==> flow/design.v <==
module pc(
  input wire rst,
  input wire clk,
  input wire[31:0] din,
  input wire data_hazard,
  input wire control_hazard,
  output reg[31:0] pc
);
always @(posedge clk or posedge rst) begin
  if(rst) begin
      pc<=0;
  end
  else if(control_hazard) pc<=din;
  else if(data_hazard) pc<=pc;
  else pc <= din;
end
endmodule
module npc(
  input wire[1:0] op,
  input wire br,
  input wire[31:0] offset,
  input wire[31:0] rs_imm,
  input wire[31:0] pc,
  output wire[31:0] pc4,
  output reg[31:0] npc
);
assign pc4 = pc+4;
always @(*) begin
  if(op == 2'b01) npc = rs_imm;
  else if(op == 2'b10 && br == 1) npc = pc+offset-8;
  else if(op == 2'b10 && br == 0) npc = pc+4;
  else if(op == 2'b11) npc = pc+offset-8;
  else npc = pc+4;
end
endmodule
module IF_ID(
  input wire clk,
  input wire rst,
  input wire[31:0] IF_inst,
  input wire[31:0] IF_pc4,
  input wire data_hazard,
  input wire control_hazard,   
  output reg[31:0] ID_inst,
  output reg[31:0] ID_pc4
);
always @(posedge clk or posedge rst) begin
  if(rst) ID_inst<=0;
  else if(control_hazard) ID_inst<=0;
  else if(data_hazard) ID_inst<=ID_inst;
  else ID_inst<=IF_inst;
end
always @(posedge clk or posedge rst) begin
  if(rst) ID_pc4<=0;
  else if(control_hazard) ID_pc4<=0;
  else if(data_hazard) ID_pc4<=ID_pc4;
  else ID_pc4<=IF_pc4;
end
endmodule
module control #(
    localparam OP_R    = 7'b0110011,
    localparam OP_I    = 7'b0010011,
    localparam OP_LOAD = 7'b0000011,
    localparam OP_S    = 7'b0100011,
    localparam OP_B    = 7'b1100011,
    localparam OP_LUI  = 7'b0110111,
    localparam OP_JAL  = 7'b1101111,
    localparam OP_JALR = 7'b1100111
)
(
  input wire[31:0] inst,
  output reg[1:0] npc_op,
  output reg rf_we,
  output reg[1:0] rf_wsel,
  output reg[2:0] sext_op,
  output reg alub_sel,
  output reg dram_we,
  output reg[3:0] alu_op,
  output reg[1:0] rf_re
);
wire[6:0] opcode = inst[6:0];
wire[2:0] funct3 = inst[14:12];
wire[6:0] funct7 = inst[31:25];
always @(*) begin
  case(opcode)
    OP_R, OP_I, OP_LOAD, OP_LUI, OP_S: npc_op = 2'b00;
    OP_JALR:                           npc_op = 2'b01;
    OP_B:                              npc_op = 2'b10;
    OP_JAL:                            npc_op = 2'b11;
    default:                           npc_op = 2'b00;
  endcase
end
always @(*) begin
  if(opcode == OP_B || opcode == OP_S) rf_we = 0;
  else rf_we  = 1;
end
always @(*) begin
  case(opcode)
    OP_R, OP_I: rf_wsel = 2'b00;
    OP_LOAD: rf_wsel = 2'b01;
    OP_JALR, OP_JAL: rf_wsel = 2'b10;
    OP_LUI: rf_wsel = 2'b11;
    default: rf_wsel = 2'b00;
  endcase
end
always @(*) begin
  case(opcode)
    OP_I:
      case(funct3)
        3'b001, 3'b101: sext_op = 3'b010; 
        default: sext_op = 3'b001;
      endcase
    OP_LOAD, OP_JALR: sext_op = 3'b001;
    OP_LUI: sext_op = 3'b101;
    OP_JAL: sext_op = 3'b110;
    OP_B: sext_op = 3'b100;
    OP_S: sext_op = 3'b011;
    OP_R: sext_op = 3'b000;
    default: sext_op = 3'b000;
  endcase
end
always @ (*) begin
    case (opcode)
        OP_I, OP_LOAD, OP_S, OP_JALR:
            alub_sel = 1;  
        default:
            alub_sel = 0;  
    endcase
end
always @(*) begin
  if(opcode == OP_S) dram_we = 1;
  else dram_we = 0;
end
always @ (*) begin
    case (opcode)
        OP_R: begin
            case (funct3)
                3'b000 : alu_op = funct7[5] ? 4'b0001 : 4'b0000;
                3'b111 : alu_op = 4'b0010;
                3'b110 : alu_op = 4'b0011 ;
                3'b100 : alu_op = 4'b0100;
                3'b001 : alu_op = 4'b0101;
                3'b101 : alu_op = funct7[5] ? 4'b0111 : 4'b0110;
                default: alu_op = 4'b0010;
            endcase
        end
        OP_I: begin
            case (funct3)
                3'b000 : alu_op = 4'b0000;
                3'b111 : alu_op = 4'b0010;
                3'b110 : alu_op = 4'b0011 ;
                3'b100 : alu_op = 4'b0100;
                3'b001 : alu_op = 4'b0101;
                3'b101 : alu_op = funct7[5] ? 4'b0111 : 4'b0110;
                default: alu_op = 4'b0010;
            endcase
        end
        OP_LOAD, OP_S, OP_JALR:
            alu_op = 4'b0000;
        OP_B:begin
            case(funct3)
              3'b000 : alu_op = 4'b1000;
              3'b001 : alu_op = 4'b1001;
              3'b100 : alu_op = 4'b1010;
              3'b101 : alu_op = 4'b1011;
              default: alu_op = 4'b1000;
            endcase
        end
        default:
            alu_op = 4'b0010;
    endcase
end
always @(*) begin
  case(opcode)
    OP_I, OP_LOAD, OP_JALR:
      rf_re = 2'b01;
    OP_LUI, OP_JAL:
      rf_re = 2'b00;
    default: 
      rf_re = 2'b11;
  endcase
end
endmodule
module sext(
  input wire[31:0] din,
  input wire[2:0] op,
  output reg[31:0] ext
);
wire sign=din[31];
always @(*) begin
  if(op == 3'b000) ext=0;
  else if(op == 3'b001) ext={{20{sign}},{din[31:20]}};
  else if(op == 3'b010) ext={{27{1'b0}},{din[24:20]}};
  else if(op == 3'b011) ext={{20{sign}},{din[31:25]},{din[11:7]}};
  else if(op == 3'b100) ext={{19{sign}},{din[31]},{din[7]},{din[30:25]},{din[11:8]},{1'b0}};
  else if(op == 3'b101) ext={{din[31:12]},{12{1'b0}}};
  else if(op == 3'b110) ext={{11{sign}},{din[31]},{din[19:12]},{din[20]},{din[30:21]},{1'b0}};
  else ext = 0;
end
endmodule
module RF(
  input wire clk,
  input wire[4:0] rR1,
  input wire[4:0] rR2,
  input wire[4:0] wR,
  input wire we,
  input wire[1:0] rf_wsel,
  input wire[31:0] pc4,  
  input wire[31:0] ext,  
  input wire[31:0] alu_c,  
  input wire[31:0] rd,   
  output wire[31:0] rD1,
  output wire[31:0] rD2,
  output reg[31:0] wD   
);
reg[31:0] rf[31:0];
assign rD1 = (rR1 == 5'b0)? 32'b0 : rf[rR1];
assign rD2 = (rR2 == 5'b0)? 32'b0 : rf[rR2];
always @(*) begin
  case(rf_wsel)
    2'b00 : wD = alu_c;
    2'b01 : wD = rd;
    2'b10 : wD = pc4;
    2'b11 : wD = ext;
    default: wD = pc4;
  endcase
end
always @(posedge clk) begin
    if(we && (wR != 5'b0)) rf[wR] <= wD;
end
endmodule
module ID_EX(
  input wire clk,
  input wire rst,
  input wire[1:0] ID_npc_op,
  input wire ID_ram_we,
  input wire[3:0] ID_alu_op,
  input wire ID_alub_sel,
  input wire ID_rf_we,
  input wire[1:0] ID_rf_wsel,
  input wire[4:0] ID_wR,
  input wire[31:0] ID_pc4,
  input wire[31:0] ID_rD1,
  input wire[31:0] ID_rD2,
  input wire[31:0] ID_ext,
  output reg[1:0] EX_npc_op,
  output reg EX_ram_we,
  output reg[3:0] EX_alu_op,
  output reg EX_alub_sel,
  output reg EX_rf_we,
  output reg[1:0] EX_rf_wsel,
  output reg[4:0] EX_wR,
  output reg[31:0] EX_pc4,
  output reg[31:0] EX_rD1,
  output reg[31:0] EX_rD2,
  output reg[31:0] EX_ext,
  input wire control_hazard, 
  input wire data_hazard
);
always @(posedge clk or posedge rst) begin
  if(rst) EX_npc_op<=0;
  else if(control_hazard | data_hazard) EX_npc_op<=0;
  else EX_npc_op <= ID_npc_op;
end
always @(posedge clk or posedge rst) begin
  if(rst) EX_ram_we<=0;
  else if(control_hazard | data_hazard) EX_ram_we<=0;
  else EX_ram_we <= ID_ram_we;
end
always @(posedge clk or posedge rst) begin
  if(rst) EX_alu_op<=0;
  else if(control_hazard | data_hazard) EX_alu_op<=0;
  else EX_alu_op <= ID_alu_op;
end
always @(posedge clk or posedge rst) begin
  if(rst) EX_alub_sel<=0;
  else if(control_hazard | data_hazard) EX_alub_sel<=0;
  else EX_alub_sel <= ID_alub_sel;
end
always @(posedge clk or posedge rst) begin
  if(rst) EX_rf_we<=0;
  else if(control_hazard | data_hazard) EX_rf_we<=0;
  else EX_rf_we <= ID_rf_we;
end
always @(posedge clk or posedge rst) begin
  if(rst) EX_rf_wsel<=0;
  else if(control_hazard | data_hazard) EX_rf_wsel<=0;
  else EX_rf_wsel <= ID_rf_wsel;
end
always @(posedge clk or posedge rst) begin
  if(rst) EX_wR<=0;
  else if(control_hazard | data_hazard) EX_wR<=0;
  else EX_wR <= ID_wR;
end
always @(posedge clk or posedge rst) begin
  if(rst) EX_pc4<=0;
  else if(control_hazard | data_hazard) EX_pc4<=0;
  else EX_pc4 <= ID_pc4;
end
always @(posedge clk or posedge rst) begin
  if(rst) EX_rD1<=0;
  else if(control_hazard | data_hazard) EX_rD1<=0;
  else EX_rD1 <= ID_rD1;
end
always @(posedge clk or posedge rst) begin
  if(rst) EX_rD2<=0;
  else if(control_hazard | data_hazard) EX_rD2<=0;
  else EX_rD2 <= ID_rD2;
end
always @(posedge clk or posedge rst) begin
  if(rst) EX_ext<=0;
  else if(control_hazard | data_hazard) EX_ext<=0;
  else EX_ext <= ID_ext;
end
endmodule
module alu(
  input wire[31:0] rs1,
  input wire[31:0] rs2,
  input wire[31:0] imm,
  input wire alub_sel,
  input wire[3:0] alu_op,
  output wire[31:0] alu_c,
  output wire alu_f
);
  wire[31:0] dataA = rs1;
  wire[31:0] dataB = alub_sel ? imm : rs2;
  reg[31:0] result;
    always @(*) begin
        case(alu_op)
            4'b0000 : result = dataA + dataB;
            4'b0001 : result = dataA - dataB;
            4'b0010 : result = dataA & dataB;
            4'b0011  : result = dataA | dataB;
            4'b0100 : result = dataA ^ dataB;
            4'b0101 : result = dataA << dataB[4:0];
            4'b0110 : result = dataA >> dataB[4:0];
            4'b0111 : result = ($signed(dataA)) >>> dataB[4:0];
            default : result = 0;
        endcase
    end
    assign alu_c = result;
    wire[31:0] sub = dataA - dataB;
    wire lt = (dataA[31] ^ dataB[31]) ? dataA[31] : sub[31];
    reg f;
    always @(*) begin
      if(alu_op == 4'b1000 && sub == 0) f = 1;
      else if(alu_op == 4'b1001 && sub != 0) f = 1;
      else if(alu_op == 4'b1010 && lt) f = 1;
      else if(alu_op == 4'b1011 && lt == 0) f = 1;
      else f = 0; 
    end
    assign alu_f = f;
endmodule
module EX_MEM(
  input wire clk,
  input wire rst,
  input wire EX_ram_we,
  input wire EX_rf_we,
  input wire[1:0] EX_rf_wsel,
  input wire[4:0] EX_wR,
  input wire[31:0] EX_pc4,
  input wire[31:0] EX_alu_c,
  input wire[31:0] EX_rD2,
  input wire[31:0] EX_ext,
  output reg MEM_ram_we,
  output reg MEM_rf_we,
  output reg[1:0] MEM_rf_wsel,
  output reg[4:0] MEM_wR,
  output reg[31:0] MEM_pc4,
  output reg[31:0] MEM_alu_c,
  output reg[31:0] MEM_rD2,
  output reg[31:0] MEM_ext
);
always @(posedge clk or posedge rst) begin
  if(rst) MEM_ram_we <= 0;
  else MEM_ram_we <= EX_ram_we;
end
always @(posedge clk or posedge rst) begin
  if(rst) MEM_rf_we <= 0;
  else MEM_rf_we <= EX_rf_we;
end
always @(posedge clk or posedge rst) begin
  if(rst) MEM_rf_wsel <= 0;
  else MEM_rf_wsel <= EX_rf_wsel;
end
always @(posedge clk or posedge rst) begin
  if(rst) MEM_wR <= 0;
  else MEM_wR <= EX_wR;
end
always @(posedge clk or posedge rst) begin
  if(rst) MEM_pc4 <= 0;
  else MEM_pc4 <= EX_pc4;
end
always @(posedge clk or posedge rst) begin
  if(rst) MEM_alu_c <= 0;
  else MEM_alu_c <= EX_alu_c;
end
always @(posedge clk or posedge rst) begin
  if(rst) MEM_rD2 <= 0;
  else MEM_rD2 <= EX_rD2;
end
always @(posedge clk or posedge rst) begin
  if(rst) MEM_ext <= 0;
  else MEM_ext <= EX_ext;
end
endmodule
module MEM_WB(
  input wire clk,
  input wire rst,
  input wire MEM_rf_we,
  input wire[1:0] MEM_rf_wsel,
  input wire[4:0] MEM_wR,
  input wire[31:0] MEM_pc4,
  input wire[31:0] MEM_alu_c,
  input wire[31:0] MEM_rd,
  input wire[31:0] MEM_ext,
  output reg WB_rf_we,
  output reg[1:0] WB_rf_wsel,
  output reg[4:0] WB_wR,
  output reg[31:0] WB_pc4,
  output reg[31:0] WB_alu_c,
  output reg[31:0] WB_rd,
  output reg[31:0] WB_ext
);
always @(posedge clk or posedge rst) begin
  if(rst) WB_rf_we <= 0;
  else WB_rf_we <= MEM_rf_we;
end
always @(posedge clk or posedge rst) begin
  if(rst) WB_rf_wsel <= 0;
  else WB_rf_wsel <= MEM_rf_wsel;
end
always @(posedge clk or posedge rst) begin
  if(rst) WB_wR <= 0;
  else WB_wR <= MEM_wR;
end
always @(posedge clk or posedge rst) begin
  if(rst) WB_pc4 <= 0;
  else WB_pc4 <= MEM_pc4;
end
always @(posedge clk or posedge rst) begin
  if(rst) WB_alu_c <= 0;
  else WB_alu_c <= MEM_alu_c;
end
always @(posedge clk or posedge rst) begin
  if(rst) WB_rd <= 0;
  else WB_rd <= MEM_rd;
end
always @(posedge clk or posedge rst) begin
  if(rst) WB_ext <= 0;
  else WB_ext <= MEM_ext;
end
endmodule
module data_hazard_detection(
  input wire[4:0] ID_rR1,
  input wire[4:0] ID_rR2,
  input wire[1:0] ID_rf_re,  
  input wire[31:0] ID_rD1,
  input wire[31:0] ID_rD2,
  input wire[4:0] EX_wR,
  input wire EX_rf_we,
  input wire[1:0] EX_rf_wsel,
  input wire[31:0] EX_pc4,
  input wire[31:0] EX_ext,
  input wire[31:0] EX_alu_c,
  input wire[4:0] MEM_wR,
  input wire MEM_rf_we,
  input wire[1:0] MEM_rf_wsel,
  input wire[31:0] MEM_pc4,
  input wire[31:0] MEM_ext,
  input wire[31:0] MEM_alu_c,
  input wire[31:0] MEM_rd,
  input wire[4:0] WB_wR,
  input wire WB_rf_we,
  input wire[1:0] WB_rf_wsel,
  input wire[31:0] WB_pc4,
  input wire[31:0] WB_ext,
  input wire[31:0] WB_alu_c,
  input wire[31:0] WB_rd,
  output reg[31:0] new_rD1,
  output reg[31:0] new_rD2,
  output wire data_hazard    
);
wire rR1_a = (ID_rR1 == EX_wR) & EX_rf_we &  ID_rf_re[0] & (ID_rR1 != 5'b0);
wire rR2_a = (ID_rR2 == EX_wR) & EX_rf_we &  ID_rf_re[1] & (ID_rR2 != 5'b0);
wire rR1_b = (ID_rR1 == MEM_wR) & MEM_rf_we &  ID_rf_re[0] & (ID_rR1 != 5'b0);
wire rR2_b = (ID_rR2 == MEM_wR) & MEM_rf_we &  ID_rf_re[1] & (ID_rR2 != 5'b0);
wire rR1_c = (ID_rR1 == WB_wR) & WB_rf_we &  ID_rf_re[0] & (ID_rR1 != 5'b0);
wire rR2_c = (ID_rR2 == WB_wR) & WB_rf_we &  ID_rf_re[1] & (ID_rR2 != 5'b0);
assign data_hazard = (rR1_a && EX_rf_wsel == 2'b01) || (rR2_a && EX_rf_wsel == 2'b01);
always @(*) begin
  if(rR1_a) begin
    case(EX_rf_wsel)
      2'b10: new_rD1=EX_pc4;
      2'b11: new_rD1=EX_ext;
      2'b00: new_rD1=EX_alu_c;
      default: new_rD1=EX_alu_c;
    endcase
  end
  else if(rR1_b) begin
    case(MEM_rf_wsel)
    2'b10: new_rD1=MEM_pc4;
    2'b11: new_rD1=MEM_ext;
    2'b00: new_rD1=MEM_alu_c;
    2'b01: new_rD1=MEM_rd;
    default: new_rD1=MEM_alu_c;
    endcase
  end
  else if(rR1_c) begin
    case(WB_rf_wsel)
    2'b10: new_rD1=WB_pc4;
    2'b11: new_rD1=WB_ext;
    2'b00: new_rD1=WB_alu_c;
    2'b01: new_rD1=WB_rd;
    default: new_rD1=WB_alu_c;
    endcase
  end
  else new_rD1=ID_rD1;
end
always @(*) begin
  if(rR2_a) begin
    case(EX_rf_wsel)
      2'b10: new_rD2=EX_pc4;
      2'b11: new_rD2=EX_ext;
      2'b00: new_rD2=EX_alu_c;
      default: new_rD2=EX_alu_c;
    endcase
  end
  else if(rR2_b) begin
    case(MEM_rf_wsel)
    2'b10: new_rD2=MEM_pc4;
    2'b11: new_rD2=MEM_ext;
    2'b00: new_rD2=MEM_alu_c;
    2'b01: new_rD2=MEM_rd;
    default: new_rD2=MEM_alu_c;
    endcase
  end
  else if(rR2_c) begin
    case(WB_rf_wsel)
    2'b10: new_rD2=WB_pc4;
    2'b11: new_rD2=WB_ext;
    2'b00: new_rD2=WB_alu_c;
    2'b01: new_rD2=WB_rd;
    default: new_rD2=WB_alu_c;
    endcase
  end
  else new_rD2=ID_rD2;
end
endmodule
module control_hazard_detection(
  input wire[1:0] EX_npc_op,
  input wire alu_f,
  output reg control_hazard
);
always @(*) begin
  if(EX_npc_op == 2'b01 || EX_npc_op == 2'b11) control_hazard = 1'b1;
  else if(EX_npc_op == 2'b10 && alu_f == 1) control_hazard = 1'b1;
  else control_hazard = 1'b0;
end
endmodule
`timescale 1ns / 1ps
module myCPU (
    input  wire         cpu_rst,
    input  wire         cpu_clk,
    output wire [13:0]  inst_addr,
    input  wire [31:0]  inst,
    output wire [31:0]  Bus_addr,
    input  wire [31:0]  Bus_rdata,
    output wire         Bus_wen,
    output wire [31:0]  Bus_wdata
);
wire[31:0] pc;
wire[31:0] npc;
wire[31:0] pc4;
wire[31:0] ID_inst;
wire[31:0] ID_pc4;
wire[1:0] npc_op;
wire rf_we;
wire[1:0] rf_wsel;
wire[2:0] sext_op;
wire alub_sel;
wire dram_we;
wire[3:0] alu_op;
wire[1:0] rf_re;
wire[31:0] ext;
wire[31:0] rD1;
wire[31:0] rD2;
wire[31:0] wD;
wire[1:0] EX_npc_op;
wire EX_ram_we;
wire[3:0] EX_alu_op;
wire EX_alub_sel;
wire EX_rf_we;
wire[1:0] EX_rf_wsel;
wire[4:0] EX_wR;
wire[31:0] EX_pc4;
wire[31:0] EX_rD1;
wire[31:0] EX_rD2;
wire[31:0] EX_ext;
wire[31:0] alu_c;
wire alu_f;
wire MEM_ram_we;
wire MEM_rf_we;
wire[1:0] MEM_rf_wsel;
wire[4:0] MEM_wR;
wire[31:0] MEM_pc4;
wire[31:0] MEM_alu_c;
wire[31:0] MEM_rD2;
wire[31:0] MEM_ext;
wire[31:0] rd;
wire WB_rf_we;
wire[1:0] WB_rf_wsel;
wire[4:0] WB_wR;
wire[31:0] WB_pc4;
wire[31:0] WB_alu_c;
wire[31:0] WB_rd;
wire[31:0] WB_ext;
wire[31:0] new_rD1;
wire[31:0] new_rD2;
wire data_hazard;
wire control_hazard;
pc PC(
  .rst(cpu_rst),
  .clk(cpu_clk),
  .din(npc),
  .data_hazard(data_hazard),
  .control_hazard(control_hazard),
  .pc(pc)
);
npc NPC(
  .op(EX_npc_op),
  .br(alu_f),
  .offset(EX_ext),
  .rs_imm(alu_c),
  .pc(pc),
  .pc4(pc4),
  .npc(npc)
);
assign inst_addr = pc[15:2];
IF_ID U_IF_ID(
  .clk(cpu_clk),
  .rst(cpu_rst),
  .IF_inst(inst),
  .IF_pc4(pc4),
  .data_hazard(data_hazard),
  .control_hazard(control_hazard),   
  .ID_inst(ID_inst),
  .ID_pc4(ID_pc4)
);
control CU(
  .inst(ID_inst),
  .npc_op(npc_op),
  .rf_we(rf_we),
  .rf_wsel(rf_wsel),
  .sext_op(sext_op),
  .alub_sel(alub_sel),
  .dram_we(dram_we),
  .alu_op(alu_op),
  .rf_re(rf_re)
);
sext SEXT(
  .din(ID_inst),
  .op(sext_op),
  .ext(ext)
);
RF U_RF(
  .clk(cpu_clk),
  .rR1(ID_inst[19:15]),
  .rR2(ID_inst[24:20]),
  .wR(WB_wR),
  .we(WB_rf_we),
  .rf_wsel(WB_rf_wsel),
  .pc4(WB_pc4),  
  .ext(WB_ext),  
  .alu_c(WB_alu_c),  
  .rd(WB_rd),   
  .rD1(rD1),
  .rD2(rD2),
  .wD(wD)  
);
ID_EX U_ID_EX(
  .clk(cpu_clk),
  .rst(cpu_rst),
  .ID_npc_op(npc_op),
  .ID_ram_we(dram_we),
  .ID_alu_op(alu_op),
  .ID_alub_sel(alub_sel),
  .ID_rf_we(rf_we),
  .ID_rf_wsel(rf_wsel),
  .ID_wR(ID_inst[11:7]),
  .ID_pc4(ID_pc4),
  .ID_rD1(new_rD1),
  .ID_rD2(new_rD2),
  .ID_ext(ext),
  .EX_npc_op(EX_npc_op),
  .EX_ram_we(EX_ram_we),
  .EX_alu_op(EX_alu_op),
  .EX_alub_sel(EX_alub_sel),
  .EX_rf_we(EX_rf_we),
  .EX_rf_wsel(EX_rf_wsel),
  .EX_wR(EX_wR),
  .EX_pc4(EX_pc4),
  .EX_rD1(EX_rD1),
  .EX_rD2(EX_rD2),
  .EX_ext(EX_ext),
  .control_hazard(control_hazard), 
  .data_hazard(data_hazard)
);
alu ALU(
  .rs1(EX_rD1),
  .rs2(EX_rD2),
  .imm(EX_ext),
  .alub_sel(EX_alub_sel),
  .alu_op(EX_alu_op),
  .alu_c(alu_c),
  .alu_f(alu_f)
);
EX_MEM U_EX_MEM(
  .clk(cpu_clk),
  .rst(cpu_rst),
  .EX_ram_we(EX_ram_we),
  .EX_rf_we(EX_rf_we),
  .EX_rf_wsel(EX_rf_wsel),
  .EX_wR(EX_wR),
  .EX_pc4(EX_pc4),
  .EX_alu_c(alu_c),
  .EX_rD2(EX_rD2),
  .EX_ext(EX_ext),
  .MEM_ram_we(MEM_ram_we),
  .MEM_rf_we(MEM_rf_we),
  .MEM_rf_wsel(MEM_rf_wsel),
  .MEM_wR(MEM_wR),
  .MEM_pc4(MEM_pc4),
  .MEM_alu_c(MEM_alu_c),
  .MEM_rD2(MEM_rD2),
  .MEM_ext(MEM_ext)
);
assign Bus_addr = MEM_alu_c;   
assign rd = Bus_rdata;     
assign Bus_wen = MEM_ram_we;  
assign Bus_wdata = MEM_rD2;    
MEM_WB U_MEM_WB(
  .clk(cpu_clk),
  .rst(cpu_rst),
  .MEM_rf_we(MEM_rf_we),
  .MEM_rf_wsel(MEM_rf_wsel),
  .MEM_wR(MEM_wR),
  .MEM_pc4(MEM_pc4),
  .MEM_alu_c(MEM_alu_c),
  .MEM_rd(rd),
  .MEM_ext(MEM_ext),
  .WB_rf_we(WB_rf_we),
  .WB_rf_wsel(WB_rf_wsel),
  .WB_wR(WB_wR),
  .WB_pc4(WB_pc4),
  .WB_alu_c(WB_alu_c),
  .WB_rd(WB_rd),
  .WB_ext(WB_ext)
);
data_hazard_detection U_datahazard_detection(
  .ID_rR1(ID_inst[19:15]),
  .ID_rR2(ID_inst[24:20]),
  .ID_rf_re(rf_re),  
  .ID_rD1(rD1),
  .ID_rD2(rD2),
  .EX_wR(EX_wR),
  .EX_rf_we(EX_rf_we),
  .EX_rf_wsel(EX_rf_wsel),
  .EX_pc4(EX_pc4),
  .EX_ext(EX_ext),
  .EX_alu_c(alu_c),
  .MEM_wR(MEM_wR),
  .MEM_rf_we(MEM_rf_we),
  .MEM_rf_wsel(MEM_rf_wsel),
  .MEM_pc4(MEM_pc4),
  .MEM_ext(MEM_ext),
  .MEM_alu_c(MEM_alu_c),
  .MEM_rd(rd),
  .WB_wR(WB_wR),
  .WB_rf_we(WB_rf_we),
  .WB_rf_wsel(WB_rf_wsel),
  .WB_pc4(WB_pc4),
  .WB_ext(WB_ext),
  .WB_alu_c(WB_alu_c),
  .WB_rd(WB_rd),
  .new_rD1(new_rD1),
  .new_rD2(new_rD2),
  .data_hazard(data_hazard)
);
control_hazard_detection U_control_hazard_detection(
  .EX_npc_op(EX_npc_op),
  .alu_f(alu_f),
  .control_hazard(control_hazard)
);
endmodule
# --- Step by step through the tools: myCPU ---
# Tool output for the design above, in the order of the flow.
# Lines are those of the file above, counted from 1.
# Library cell names are shortened.
inputs:
  design: "myCPU"
  clk_port: "cpu_clk"
  library: "sky130hd"
  lib_corner: "tt_025C_1v80"

# --- Word-level counts ---
# Source: Yosys, flattened and elaborated, memories not mapped. Widths are those after wreduce. Registers that Yosys merges into a memory's read port (data or address) are not register bits. Print and check cells do not count.
# Yosys's memory passes give these memory sizes; they may raise the number of words (mostly to a power of two), join words into wider ones and drop unused or constant bits.
word_totals:
  reg_bits: 513
  latch_bits: 0
  mem_bits_rw: 1024
  romBits: 0
  clocked_rd_ports_x_width: 0
  mem_count: 1
  inputBits: 66
  output_inout_bits: 79
  wordCells: 207
classes:
  addsub: 5
  n_mul: 0
  div_mod_pow: 0
  cmp: 0
  equal: 48
  shift: 3
  n_mux: 65
  bitwise: 25
  reduce_logical: 31
memory_table:
  columns: ["name", "size", "word_bits", "read_ports", "write_ports", "line", "rtl"]
  rows:
  - ["U_RF.rf", 32, 32, 2, 1, 215, "reg[31:0] rf[31:0];"]
op_table:
  columns: ["cell", "count"]
  rows:
  - ["two-way mux 32 bit", 31]
  - ["parallel mux 32 bit (select 8 bit)", 1]
  - ["parallel mux 32 bit (select 4 bit)", 2]
  - ["adder 32 bit", 2]
  - ["parallel mux 32 bit (select 2 bit)", 1]
  - ["parallel mux 4 bit (select 5 bit)", 2]
  - ["adder 32 x 3 -> 32 bit with constant B", 1]
  - ["subtractor 32 bit", 1]
  - ["bitwise AND 32 bit", 1]
  - ["bitwise OR 32 bit", 1]
  - ["bitwise XOR 32 bit", 1]
  - ["subtractor 32 x 4 -> 32 bit with constant B", 1]
  - ["<< shifter 32 x 5 -> 32 bit", 1]
  - [">> shifter 32 x 5 -> 32 bit", 1]
  - [">>> shifter 32 x 5 -> 32 bit", 1]
  - ["logical NOT 32 bit", 1]
  - ["nonzero test 32 bit", 1]
  - ["== test 5 bit", 6]
  - ["== test 7 x 6 -> 1 bit with constant B", 3]
  - ["== test 7 bit with constant B", 3]
  - ["bitwise AND 1 bit", 18]
  - ["== test 3 bit with constant B", 6]
  - ["parallel mux 3 bit (select 6 bit)", 1]
  - ["parallel mux 2 bit (select 3 bit)", 3]
  - ["== test 2 bit with constant B", 8]
  - ["== test 4 x 3 -> 1 bit with constant B", 4]
  - ["== test 4 bit with constant B", 4]
  - ["parallel mux 4 bit (select 4 bit)", 1]
# Other operator kinds: 26; their cells: 70.

# --- Depth ---
# Yosys ltp: most cells in a row. Word level: on the elaborated netlist, between registers, memories and ports. Mapped: between sequential cells and ports; inverters and the memories' decode and read muxes count.
logic_depth:
  word_depth: 16
  abc_area: 0
  depth_mapped: 32
  mapped_depth_nobuf: 27

# --- Netlist ---
# Source: synth_stat.txt of the flow (Yosys; design flattened, memories mapped). It holds for the ABC_AREA given above (unset counts as 0); a run with the other value may have another netlist.
# Totals and module areas in this step are rounded.
types:
  columns: ["type", "count"]
  rows:
  - ["edfxtp_1", 1024]
  - ["mux4_2", 720]
  - ["dfrtp_1", 521]
  - ["mux2i_1", 206]
  - ["ha_1", 159]
  - ["a21oi_1", 299]
  - ["nor2_1", 394]
  - ["nand2_1", 341]
  - ["clkbuf_1", 313]
  - ["o21ai_0", 192]
  - ["inv_1", 236]
  - ["a211oi_1", 94]
  - ["mux2_2", 61]
  - ["xnor2_1", 76]
  - ["a21o_1", 55]
  - ["nand3_1", 70]
  - ["a22oi_1", 45]
  - ["and2_1", 53]
# Other cell types: 69; their cells: 720.
mapped:
  cells: 5579
  area_um2: 80000
  seq_area_um2: 44000
  ff_cells: 1546
# The figures by module come from a second, unflattened synthesis with its own total; it is not the netlist above.
hier_totals:
  hier_cells: 5962
  hier_area_um2: 84000
# Rows give one instance, submodules left out.
modules:
  columns: ["mod", "n_inst", "n_cells", "area_um2", "mod_seq_area_um2"]
  rows:
  - ["RF", 1, 2441, 48000, 31000]
  - ["alu", 1, 1445, 9400, 0.0]
  - ["ID_EX", 1, 321, 5200, 3600]
  - ["data_hazard_detection", 1, 499, 4900, 0.0]
  - ["npc", 1, 558, 3600, 0.0]
  - ["EX_MEM", 1, 138, 3400, 3400]
  - ["MEM_WB", 1, 137, 3400, 3400]
  - ["IF_ID", 1, 207, 2600, 1600]
  - ["pc", 1, 70, 1400, 800]
  - ["sext", 1, 82, 680, 0.0]
  - ["control", 1, 63, 390, 0.0]
  - ["control_hazard_detection", 1, 1, 7.5, 0.0]
  - ["myCPU", 1, 0, 0.0, 0.0]

# --- Path before layout ---
# OpenSTA on the mapped netlist: ideal clock, no wires. The path of least setup slack (recovery checks aside). Input and output delay are each 20% of the period. Register names are those of the netlist, which keeps one name where synthesis merged equal registers.
synth_timing:
  path_kind: "register to register"
  startpoint: "register U_ID_EX.EX_alub_sel"
  endpoint: "register U_ID_EX.EX_ext[19]"
  tclk_ns: 8.5
  setup_ns: 0.073
  t_arrival_ns: 7.696
  required_ns: 8.427
  path_slack_ns: 0.731
  path_delay_ns: 7.769
  stages: 32
  period_less_setup_slack_ns: 7.769
# "path_delay_ns" = arrival - input delay + setup time.
# "stages" counts driving pins, that of a launching flip-flop among them; a cell with two outputs on the path counts twice.
# "period_less_setup_slack_ns" = period - worst setup slack (recovery checks aside). The figure is calculated, with input and output delays left at 20% of the set period.
# The rows between start and end are the longest chain of elaborated cells between them; the timing report does not say that the signal goes this way. Where chains are equally long, one stands for them.
# A line is the first line of the expression or statement that the cell stems from. Yosys adds cells for indexed reads and writes and turns some case tables into memories.
# A register here has more assigning lines than the two given.
synth_between:
  cell_sequence: "dfrtp_1 clkbuf_1 mux2i_1 clkbuf_1 clkbuf_1 buf_1 ha_1 or2_0 a221oi_2 o211a_1 nor4_2 o21ai_1 a22oi_1 nor2_1 nor2_1 nor2_1 nor2_1 fa_1 inv_1 nor4_1 o31ai_1 nor3_1 nand4_1 nor4b_1 nand4b_1 or4_1 or3_1 a311o_1 a2111o_1 o21bai_4 buf_6 a21oi_2"
  elab_chain_len: 14
  cells_between: 20
  classes_between: "add/sub: 1; mux: 9; logic: 3; reduce/logical: 7"
synth_rtl:
  columns: ["element", "line", "rtl"]
  rows:
  - ["from (decl)", 248, "output reg EX_alub_sel,"]
  - ["from (assign)", 275, "if(rst) EX_alub_sel<=0;"]
  - ["from (assign)", 277, "else EX_alub_sel <= ID_alub_sel;"]
  - ["two-way mux 32 bit", 325, "wire[31:0] dataB = alub_sel ? imm : rs2;"]
  - ["subtractor 32 bit", 341, "wire[31:0] sub = dataA - dataB;"]
  - ["two-way mux 1 bit", 342, "wire lt = (dataA[31] ^ dataB[31]) ? dataA[31] : sub[31];"]
  - ["NOT 1 bit", 348, "else if(alu_op == 4'b1011 && lt == 0) f = 1;"]
  - ["logical AND 1 bit", 348, null]
  - ["two-way mux 1 bit", 348, null]
  - ["two-way mux 1 bit", 347, "else if(alu_op == 4'b1010 && lt) f = 1;"]
  - ["two-way mux 1 bit", 346, "else if(alu_op == 4'b1001 && sub != 0) f = 1;"]
  - ["two-way mux 1 bit", 345, "if(alu_op == 4'b1000 && sub == 0) f = 1;"]
  - ["logical AND 1 bit", 556, "else if(EX_npc_op == 2'b10 && alu_f == 1) control_hazard = 1'b1;"]
  - ["two-way mux 1 bit", 556, null]
  - ["two-way mux 1 bit", 555, "if(EX_npc_op == 2'b01 || EX_npc_op == 2'b11) control_hazard = 1'b1;"]
  - ["bitwise OR 1 bit", 311, "else if(control_hazard | data_hazard) EX_ext<=0;"]
  - ["two-way mux 32 bit", 311, null]
  - ["to (assign)", 311, null]
  - ["to (assign)", 312, "else EX_ext <= ID_ext;"]
  - ["to (decl)", 255, "output reg[31:0] EX_ext,"]

# --- Path in the finished layout ---
# From the final timing report of job 2: the path of least setup slack in the routed layout; clock arrival at registers is part of the times.
layout_timing:
  path_kind: "register to register"
  startpoint: "register U_ID_EX.EX_alub_sel"
  endpoint: "register U_ID_EX.EX_rD1[27]"
  tclk_ns: 11.0
  setup_ns: 0.08
  t_arrival_ns: 10.02
  required_ns: 11.72
  path_slack_ns: 1.70
  stages: 30
# The rows between start and end are the longest chain of elaborated cells between them; the timing report does not say that the signal goes this way. Where chains are equally long, one stands for them.
# A register here has more assigning lines than the two given.
layout_between:
  cell_sequence: "dfrtp_2 buf_4 mux2i_1 ha_1 or4_1 nor3_1 o211a_1 nor4_2 clkbuf_4 o21ai_1 a22oi_1 nor2_1 nor2_1 nor2_1 nor2_1 fa_1 inv_1 nor4_1 o31ai_1 nor3_1 nand4_1 nor4b_1 nand4b_1 or4_1 or3_1 a311o_2 nor2_4 buf_4 nand2_1 o22ai_1"
  elab_chain_len: 14
  cells_between: 30
  classes_between: "add/sub: 2; shift: 3; mux: 12; logic: 6; reduce/logical: 7"
layout_rtl:
  columns: ["element", "line", "rtl"]
  rows:
  - ["from (decl)", 248, "output reg EX_alub_sel,"]
  - ["from (assign)", 275, "if(rst) EX_alub_sel<=0;"]
  - ["from (assign)", 277, "else EX_alub_sel <= ID_alub_sel;"]
  - ["two-way mux 32 bit", 325, "wire[31:0] dataB = alub_sel ? imm : rs2;"]
  - ["subtractor 32 bit", 341, "wire[31:0] sub = dataA - dataB;"]
  - ["two-way mux 1 bit", 342, "wire lt = (dataA[31] ^ dataB[31]) ? dataA[31] : sub[31];"]
  - ["NOT 1 bit", 348, "else if(alu_op == 4'b1011 && lt == 0) f = 1;"]
  - ["logical AND 1 bit", 348, null]
  - ["two-way mux 1 bit", 348, null]
  - ["two-way mux 1 bit", 347, "else if(alu_op == 4'b1010 && lt) f = 1;"]
  - ["two-way mux 1 bit", 346, "else if(alu_op == 4'b1001 && sub != 0) f = 1;"]
  - ["two-way mux 1 bit", 345, "if(alu_op == 4'b1000 && sub == 0) f = 1;"]
  - ["logical AND 1 bit", 556, "else if(EX_npc_op == 2'b10 && alu_f == 1) control_hazard = 1'b1;"]
  - ["two-way mux 1 bit", 556, null]
  - ["two-way mux 1 bit", 555, "if(EX_npc_op == 2'b01 || EX_npc_op == 2'b11) control_hazard = 1'b1;"]
  - ["bitwise OR 1 bit", 301, "else if(control_hazard | data_hazard) EX_rD1<=0;"]
  - ["two-way mux 32 bit", 301, null]
  - ["to (assign)", 301, null]
  - ["to (assign)", 302, "else EX_rD1 <= ID_rD1;"]
  - ["to (decl)", 253, "output reg[31:0] EX_rD1,"]

# Design myCPU on sky130hd. What follows are 7 stored runs of the flow, each under its own settings; their order means nothing. The constraints put input and output delay at 20% of the set period each and load the outputs with 0.01 pF.
# By "timing.achieved_period_ns" is meant the clock period of the run minus its worst setup slack. This is arithmetic on one report: input and output delays are still those of the set period (20% each).
# By "worst_path_allowed_less_slack_ns" is meant the share of the clock period that the worst setup path is allowed (20% is reserved at inputs, 20% at outputs), minus its slack. Clock arrival times at its registers enter into it.
# Values from the reports are rounded here.
runs:
  - name: "job 1"
    settings:
      ABC_AREA: 0
      CAP_MARGIN: 15
      CELL_PAD_IN_SITES_DETAIL_PLACEMENT: 2
      CELL_PAD_IN_SITES_GLOBAL_PLACEMENT: 3
      CORE_ASPECT_RATIO: 1.91
      CORE_MARGIN: 7
      CORE_UTILIZATION: 45
      CTS_CLUSTER_DIAMETER: 159
      GPL_ROUTABILITY_DRIVEN: 1
      MAX_ROUTING_LAYER: "met5"
      MIN_ROUTING_LAYER: "met2"
      PLACE_DENSITY_LB_ADDON: 0.11
      SETUP_SLACK_MARGIN: 1.75
      SLEW_MARGIN: 15
      TNS_END_PERCENT: 75
      period_ns: 7.47
    outcome: "no results, routing failed with GRT-0116"
  - name: "job 2"
    settings:
      CAP_MARGIN: 35
      CELL_PAD_IN_SITES_GLOBAL_PLACEMENT: 3
      CORE_ASPECT_RATIO: 0.93
      CORE_UTILIZATION: 51
      CTS_CLUSTER_DIAMETER: 375
      PLACE_DENSITY_LB_ADDON: 0.2
      period_ns: 11.0
      CORE_MARGIN: 2
      SLEW_MARGIN: 20
    results:
      ws_setup_ns: 1.7
      synthArea_um2: 80000
      layout_utilization_pct: 57
      timing.achieved_period_ns: 9.304
      design_die_area_um2: 160000
      finalCellArea_um2: 89000
      worst_path_allowed_less_slack_ns: 9.30
      timing.worst_path_kind: "register to register"
  - name: "job 3"
    settings:
      ABC_AREA: 1
      CAP_MARGIN: 35
      CELL_PAD_IN_SITES_DETAIL_PLACEMENT: 1
      CORE_UTILIZATION: 52
      GPL_TIMING_DRIVEN: 1
      HOLD_SLACK_MARGIN: 0.24
      MAX_ROUTING_LAYER: "met4"
      PLACE_DENSITY_LB_ADDON: 0.28
      SLEW_MARGIN: 25
      TNS_END_PERCENT: 80
      period_ns: 7.8
      CORE_MARGIN: 2
    outcome: "no results, routing failed with GRT-0228"
  - name: "job 4"
    settings:
      CAP_MARGIN: 15
      CELL_PAD_IN_SITES_DETAIL_PLACEMENT: 2
      CELL_PAD_IN_SITES_GLOBAL_PLACEMENT: 3
      CORE_ASPECT_RATIO: 0.91
      CORE_MARGIN: 10
      CORE_UTILIZATION: 69
      CTS_CLUSTER_DIAMETER: 73
      GPL_ROUTABILITY_DRIVEN: 1
      MIN_ROUTING_LAYER: "met2"
      PLACE_DENSITY_LB_ADDON: 0.11
      SETUP_SLACK_MARGIN: 1.08
      SLEW_MARGIN: 15
      period_ns: 11.7
    outcome: "no results, placement failed with FLW-0024"
  - name: "job 5"
    settings:
      CORE_MARGIN: 2
      CORE_UTILIZATION: 72
      GPL_ROUTABILITY_DRIVEN: 1
      MIN_ROUTING_LAYER: "met2"
      PLACE_DENSITY: 0.58
      SETUP_SLACK_MARGIN: 1.17
      SLEW_MARGIN: 40
      TNS_END_PERCENT: 45
      period_ns: 5.12
      CAP_MARGIN: 20
    outcome: "no results, routing failed with GRT-0116"
  - name: "job 6"
    settings:
      period_ns: 8.31
      CAP_MARGIN: 20
      CORE_MARGIN: 2
      CORE_UTILIZATION: 40
      SLEW_MARGIN: 20
    results:
      finalCellArea_um2: 91000
      worst_path_allowed_less_slack_ns: 8.09
      timing.worst_path_kind: "register to register"
      design_die_area_um2: 200000
      timing.achieved_period_ns: 8.092
      ws_setup_ns: 0.22
      synthArea_um2: 80000
      layout_utilization_pct: 46
  - name: "job 7"
    settings:
      ABC_AREA: 1
      CAP_MARGIN: 15
      CELL_PAD_IN_SITES_DETAIL_PLACEMENT: 2
      CORE_ASPECT_RATIO: 0.74
      CORE_MARGIN: 3
      CORE_UTILIZATION: 62
      GPL_ROUTABILITY_DRIVEN: 0
      HOLD_SLACK_MARGIN: 0.13
      MAX_ROUTING_LAYER: "met4"
      MIN_ROUTING_LAYER: "met2"
      PLACE_DENSITY: 0.85
      SETUP_SLACK_MARGIN: -0.46
      period_ns: 10.2
      SLEW_MARGIN: 20
    outcome: "no results, placement failed with a tool error"
